==> flow/design.v <==
module multiplier_logic (
    input  wire        clk,
    input  wire        rst_n,
    input  wire [15:0] a,
    input  wire [15:0] b,
    output reg  [31:0] y
);
     reg[15:0] a_r1,a_r2,a_r3;
     reg[15:0] b_r1,b_r2,b_r3;
    wire [31:0] pp [0:15];
    assign pp[0] = b[0] ? (a << 0) : 32'd0;
    assign pp[1] = b[1] ? (a << 1) : 32'd0;
    assign pp[2] = b[2] ? (a << 2) : 32'd0;
    assign pp[3] = b[3] ? (a << 3) : 32'd0;
    assign pp[4] = b[4] ? (a << 4) : 32'd0;
    assign pp[5] = b[5] ? (a << 5) : 32'd0;
    assign pp[6] = b[6] ? (a << 6) : 32'd0;
    assign pp[7] = b[7] ? (a << 7) : 32'd0;
	 assign pp[8] = b[8] ? (a << 8) : 32'd0;
    assign pp[9] = b[9] ? (a << 9) : 32'd0;
    assign pp[10] = b[10] ? (a << 10) : 32'd0;
    assign pp[11] = b[11] ? (a << 11) : 32'd0;
    assign pp[12] = b[12] ? (a << 12) : 32'd0;
	 assign pp[13] = b[13] ? (a << 13) : 32'd0;
    assign pp[14] = b[14] ? (a << 14) : 32'd0;
    assign pp[15] = b[15] ? (a << 15) : 32'd0;
	 reg [31:0] s1_0, s1_1, s1_2, s1_3, s1_4, s1_5, s1_6, s1_7;
    reg [31:0] s2_0, s2_1, s2_2, s2_3;
    reg [31:0] s3_0, s3_1;
    reg [31:0] s4;
    always @(posedge clk) begin
        if (!rst_n) begin
		  a_r1 <= 32'd0;a_r2 <= 32'd0;a_r3<= 32'd0;
		  b_r1 <= 32'd0;b_r2 <= 32'd0;b_r3<= 32'd0;
		      s1_0 <= 32'd0;
				s1_1 <= 32'd0;
				s1_2 <= 32'd0;
				s1_3 <= 32'd0;
				s1_4 <= 32'd0;
				s1_5 <= 32'd0;
				s1_6 <= 32'd0;
				s1_7 <= 32'd0;
				s2_0 <= 32'd0;
				s2_1 <= 32'd0;
				s2_2 <= 32'd0;
				s2_3 <= 32'd0;
				s3_0 <= 32'd0;
				s3_1 <= 32'd0;
            y  <= 32'd0;
            s4 <= 32'd0;
        end else begin
		     a_r1<=a;
           a_r2<=a_r1; 
           a_r3<=a_r2; 
			  b_r1<=b;
			  b_r2<=b_r1;
			  b_r3<=b_r2;
            s1_0 <= pp[0] + pp[1];
            s1_1 <= pp[2] + pp[3];
            s1_2 <= pp[4] + pp[5];
            s1_3 <= pp[6] + pp[7];
            s1_4 <= pp[8] + pp[9];
            s1_5 <= pp[10] + pp[11];
            s1_6 <= pp[12] + pp[13];
            s1_7 <= pp[14] + pp[15];
            s2_0 <= s1_0 + s1_1;
            s2_1 <= s1_2 + s1_3;
            s2_2 <= s1_4 + s1_5;
            s2_3 <= s1_6 + s1_7;
				s3_0  <= s2_0 + s2_1;
				s3_1  <= s2_2 + s2_3;
				s4    <= s3_0 + s3_1; 
            y  <= s4;
        end
    end
endmodule
; ---- Tool chain data of multiplier_logic
; Each step is given for the RTL above and for the edited RTL.
; "orig" refers to lines of the RTL above, "edited" to lines of the edited file.
; "diff" is "edited" less "orig", of the values as shown; "change_rel_pct" is that difference over "orig", in percent.
; Library cell names are shortened.
; The mark -- stands for no value.
[inputs]
design = multiplier_logic
clk_port = clk
lib = sky130hd
pvt_corner = tt_025C_1v80

; ---- Edit of the RTL
; The edit as a unified diff against the file above.
; This change comes from a script, not from a designer. The edited design behaves differently; no optimisation was intended.
; begin of diff
@@ -28,5 +28,5 @@
     reg [31:0] s2_0, s2_1, s2_2, s2_3;
     reg [31:0] s3_0, s3_1;
-    reg [31:0] s4;
+    reg [30:0] s4;
     always @(posedge clk) begin
         if (!rst_n) begin
; end of diff

; ---- After elaboration
; Source: Yosys, flattened and elaborated, memories not mapped. Widths are those after wreduce; folded enables and synchronous resets count as part of the registers. Registers that Yosys merges into a memory's read port (data or address) are not register bits. Print and check cells do not count. Equal cells are merged and count once.
[classes]
columns = item, orig, edited, diff, change_rel_pct
row1 = n_mux, 16, 16, 0, 0.00
row2 = addsub, 15, 15, 0, 0.00
[ops]
columns = operator, orig, edited, diff, change_rel_pct
row1 = adder 32 bit, 15, 0, -15, -100.00
row2 = adder 31 bit, 0, 7, 7, --
row3 = adder 16 x 17 -> 18 bit, 0, 1, 1, --
row4 = adder 18 x 19 -> 20 bit, 0, 1, 1, --
row5 = adder 20 x 21 -> 22 bit, 0, 1, 1, --
row6 = adder 22 x 23 -> 24 bit, 0, 1, 1, --
row7 = adder 24 x 25 -> 26 bit, 0, 1, 1, --
row8 = adder 26 x 27 -> 28 bit, 0, 1, 1, --
row9 = adder 28 x 29 -> 30 bit, 0, 1, 1, --
row10 = adder 30 x 31 -> 31 bit, 0, 1, 1, --
row11 = 2-to-1 mux 16 bit, 1, 1, 0, 0.00
row12 = 2-to-1 mux 17 bit, 1, 1, 0, 0.00
row13 = 2-to-1 mux 18 bit, 1, 1, 0, 0.00
row14 = 2-to-1 mux 19 bit, 1, 1, 0, 0.00
row15 = 2-to-1 mux 20 bit, 1, 1, 0, 0.00
row16 = 2-to-1 mux 21 bit, 1, 1, 0, 0.00
row17 = 2-to-1 mux 22 bit, 1, 1, 0, 0.00
row18 = 2-to-1 mux 23 bit, 1, 1, 0, 0.00
row19 = 2-to-1 mux 24 bit, 1, 1, 0, 0.00
row20 = 2-to-1 mux 25 bit, 1, 1, 0, 0.00
row21 = 2-to-1 mux 26 bit, 1, 1, 0, 0.00
row22 = 2-to-1 mux 27 bit, 1, 1, 0, 0.00
row23 = 2-to-1 mux 28 bit, 1, 1, 0, 0.00
row24 = 2-to-1 mux 29 bit, 1, 1, 0, 0.00
row25 = 2-to-1 mux 30 bit, 1, 1, 0, 0.00
row26 = 2-to-1 mux 31 bit, 1, 1, 0, 0.00
[word_totals]
columns = item, orig, edited, diff, change_rel_pct
row1 = word_cells, 47, 48, 1, 2.13
row2 = inputBits, 34, 34, 0, 0.00
row3 = register_bits, 512, 497, -15, -2.93
row4 = output_inout_bits, 32, 32, 0, 0.00

; ---- Logic depth
; Depth = most cells in a row (Yosys ltp): at word level without a register or memory, in the mapped netlist without a sequential cell, where the memories' decode and read muxes count.
[logic_depth]
columns = item, orig, edited, diff, change_rel_pct
row1 = word_depth, 2, 2, 0, 0.00
row2 = abc_area, 0, 0, --, --
row3 = depth_mapped, 11, 11, 0, 0.00
row4 = ltp_nobuf, 10, 10, 0, 0.00

; ---- Synthesis result
; The flow's flattened synthesis, as Yosys stat reports it; memories are mapped. The netlist is that of the ABC_AREA named above (0 if unset); the other value can give another one.
[types]
columns = type, orig, edited, diff, change_rel_pct
row1 = nor2_1, 271, 318, 47, 17.34
row2 = a21oi_1, 179, 151, -28, -15.64
row3 = inv_1, 70, 49, -21, -30.00
row4 = o21ai_1, 4, 22, 18, 450.00
row5 = a21o_1, 71, 54, -17, -23.94
row6 = xnor2_1, 91, 77, -14, -15.38
row7 = nor2b_1, 20, 33, 13, 65.00
row8 = o21a_1, 23, 35, 12, 52.17
row9 = o21ai_0, 118, 107, -11, -9.32
row10 = nor4b_1, 0, 11, 11, --
row11 = nand2_1, 131, 121, -10, -7.63
row12 = a211oi_1, 42, 33, -9, -21.43
row13 = nand3_1, 37, 28, -9, -24.32
row14 = o211ai_1, 17, 8, -9, -52.94
row15 = nor3_1, 40, 48, 8, 20.00
row16 = or3_1, 5, 13, 8, 160.00
row17 = nand2b_1, 37, 30, -7, -18.92
row18 = and3_1, 29, 22, -7, -24.14
; Not every row of either side is listed.
[synth_totals]
columns = item, orig, edited, diff, change_rel_pct
row1 = sequential_area_um2, 6826.5, 6726.5, -100.0, -1.46
row2 = buffers, 76, 75, -1, -1.32
row3 = synth_area_um2, 21020.2, 20798.7, -221.5, -1.05
row4 = mapped_cells, 2475, 2454, -21, -0.85
row5 = ffs, 341, 336, -5, -1.47

; ---- Path before layout
; Path of least setup slack by OpenSTA after synthesis, without wires, with an ideal clock, recovery checks aside; 20% of the period is set as input and as output delay. Where synthesis merged equal registers, the netlist keeps one of their names.
[synth_path]
columns = item, orig, edited, diff, change_rel_pct
row1 = path_kind, in2reg, in2reg, --, --
row2 = from, in b[12], in b[6], --, --
row3 = to, reg s1_6[29], reg s1_3[17], --, --
row4 = path_stages, 11, 11, 0, 0.00
row5 = required_time_ps, 4385, 4385, 0, 0.00
row6 = clock_period_ps, 4500, 4500, 0, 0.00
row7 = setup_slack_ps, 1199, 1262, 63, --
row8 = n_path_buf, 1, 1, 0, 0.00
row9 = path_delay_ps, 2400, 2339, -61, -2.54
row10 = setup_time_ps, 115, 115, 0, --
row11 = arrival_ps, 3185, 3124, -61, -1.92
row12 = synth_period_reached_ps, 3301, 3238, -63, -1.91
; "path_delay_ps" is the arrival time less input delay plus setup time.
; "path_stages": output pins that drive a net of the path, with the launching flip-flop's if there is one; two outputs of one cell count as two.
; "synth_period_reached_ps" = period - worst setup slack (recovery checks aside). The figure is calculated, with input and output delays left at 20% of the set period.
; The rows between start and end are the longest chain of elaborated cells between them; the timing report does not say that the signal goes this way. Where chains are equally long, one stands for them.
; A line is the first line of the expression or statement that the cell stems from. Yosys adds cells for indexed reads and writes and turns some case tables into memories.
[synth_between_orig]
path_cell_list = clkbuf_1 and2_1 ha_1 fa_1 a211oi_1 o21bai_1 a31oi_1 o31ai_1 o41ai_1 o21ai_0 and3_1
elab_chain_len = 2
cone_cells = 2
cone_lines = 2
classes_between = add/sub: 1; mux: 1
[synth_rtl_orig]
columns = item, line
row1 = start: declaration, 5  ; input  wire [15:0] b,
row2 = 2-to-1 mux 28 bit, 23  ; assign pp[12] = b[12] ? (a << 12) : 32'd0;
row3 = adder 32 bit, 64  ; s1_6 <= pp[12] + pp[13];
row4 = end: assignment, 41  ; s1_6 <= 32'd0;
row5 = end: assignment, 64
row6 = end: declaration, 27  ; reg [31:0] s1_0, s1_1, s1_2, s1_3, s1_4, s1_5, s1_6, s1_7;
[synth_between_edited]
path_cell_list = clkbuf_1 and2_1 ha_1 fa_1 a21o_1 a211oi_1 nor2_1 o41ai_1 o21ai_0 xor2_1 and2_1
elab_chain_len = 2
cone_cells = 2
cone_lines = 2
classes_between = add/sub: 1; mux: 1
[synth_rtl_edited]
columns = item, line
row1 = start: declaration, 5  ; input  wire [15:0] b,
row2 = 2-to-1 mux 22 bit, 17  ; assign pp[6] = b[6] ? (a << 6) : 32'd0;
row3 = adder 22 x 23 -> 24 bit, 61  ; s1_3 <= pp[6] + pp[7];
row4 = end: assignment, 38  ; s1_3 <= 32'd0;
row5 = end: assignment, 61

; ---- Worst path after layout
; From the final timing report of the runs of pair A: the path of least setup slack in the routed layout; clock arrival at registers is part of the times.
; The report prints the path's times to 10 ps; the period is as set.
[layout_path]
columns = item, orig, edited, diff, change_rel_pct
row1 = path_kind, in2reg, in2reg, --, --
row2 = from, in a[1], in a[0], --, --
row3 = to, reg s1_6[27], reg s1_3[17], --, --
row4 = setup_time_ps, 130, 110, -20, --
row5 = required_time_ps, 4260, 4260, 0, 0.00
row6 = path_stages, 13, 11, -2, -15.38
row7 = setup_slack_ps, 470, 620, 150, --
row8 = n_path_buf, 3, 1, -2, -66.67
row9 = clock_period_ps, 3820, 3820, 0, 0.00
row10 = arrival_ps, 3790, 3640, -150, -3.96
; The rows between start and end are the longest chain of elaborated cells between them; the timing report does not say that the signal goes this way. Where chains are equally long, one stands for them.
[layout_between_orig]
path_cell_list = clkdlybuf4s50_1 buf_12 and2_1 ha_1 fa_1 a211oi_1 o21bai_1 a31oi_1 o31ai_1 o41ai_1 buf_4 xnor2_1 nor2_1
elab_chain_len = 2
cone_cells = 3
cone_lines = 3
classes_between = add/sub: 1; mux: 2
[layout_rtl_orig]
columns = item, line
row1 = start: declaration, 4  ; input  wire [15:0] a,
row2 = 2-to-1 mux 28 bit, 23  ; assign pp[12] = b[12] ? (a << 12) : 32'd0;
row3 = adder 32 bit, 64  ; s1_6 <= pp[12] + pp[13];
row4 = end: assignment, 41  ; s1_6 <= 32'd0;
row5 = end: assignment, 64
row6 = end: declaration, 27  ; reg [31:0] s1_0, s1_1, s1_2, s1_3, s1_4, s1_5, s1_6, s1_7;
[layout_between_edited]
path_cell_list = clkdlybuf4s50_1 and2_1 ha_1 fa_1 a21o_1 a211oi_1 nor2_1 o41ai_1 o21ai_0 xor2_1 and2_1
elab_chain_len = 2
cone_cells = 3
cone_lines = 3
classes_between = add/sub: 1; mux: 2
[layout_rtl_edited]
columns = item, line
row1 = start: declaration, 4  ; input  wire [15:0] a,
row2 = 2-to-1 mux 22 bit, 17  ; assign pp[6] = b[6] ? (a << 6) : 32'd0;
row3 = adder 22 x 23 -> 24 bit, 61  ; s1_3 <= pp[6] + pp[7];
row4 = end: assignment, 38  ; s1_3 <= 32'd0;
row5 = end: assignment, 61

; ---- Layout results
; Both versions went through the flow (Yosys, OpenROAD) with the same settings in each pair. Constraints: input delay and output delay 20% of the set period each, output load 0.01 pF.
[flow_settings_pair_A]
period_ns = 3.82
CAP_MARGIN = 20
CORE_MARGIN = 2
CORE_UTILIZATION = 40
SLEW_MARGIN = 20
[results_pair_A]
columns = item, orig, edited, diff, change_rel_pct
row1 = fin_ws_ps, 471, 624, 153, --
row2 = fin_tns_ps, 0, 0, 0, --
row3 = clock_period_reached_ps, 3349, 3196, -153, -4.57
row4 = hold_ws_ps, 428, 422, -6, --
row5 = synth_area_um2, 21020.2, 20798.7, -221.5, -1.05
row6 = design_die_area_um2, 54400.9, 53835.6, -565.3, -1.04
row7 = finish.stdcell_area_um2, 24521.0, 24243.3, -277.7, -1.13
row8 = post_route_util_frac, 0.469, 0.472, 0.003, --
[flow_settings_pair_B]
ABC_AREA = 0
CORE_ASPECT_RATIO = 1.72
CORE_UTILIZATION = 37
CTS_CLUSTER_DIAMETER = 57
CTS_CLUSTER_SIZE = 38
GPL_TIMING_DRIVEN = 0
MAX_ROUTING_LAYER = met5
MIN_ROUTING_LAYER = met1
PLACE_DENSITY_LB_ADDON = 0.1
SETUP_SLACK_MARGIN = 0.45
period_ns = 2.26
CAP_MARGIN = 20
CORE_MARGIN = 2
SLEW_MARGIN = 20
[results_pair_B]
columns = item, orig, edited, diff, change_rel_pct
row1 = fin_ws_ps, -106, -333, -227, --
row2 = fin_tns_ps, -674, -1964, -1290, --
row3 = clock_period_reached_ps, 2366, 2593, 227, 9.59
row4 = hold_ws_ps, 176, 193, 17, --
row5 = synth_area_um2, 21020.2, 20798.7, -221.5, -1.05
row6 = design_die_area_um2, 58804.4, 58195.5, -608.9, -1.04
row7 = finish.stdcell_area_um2, 29768.6, 29573.4, -195.2, -0.66
row8 = post_route_util_frac, 0.53, 0.529, -0.001, --
; "clock_period_reached_ps" = clock period - worst setup slack. The figure is calculated, with input and output delays left at 20% of the set period.
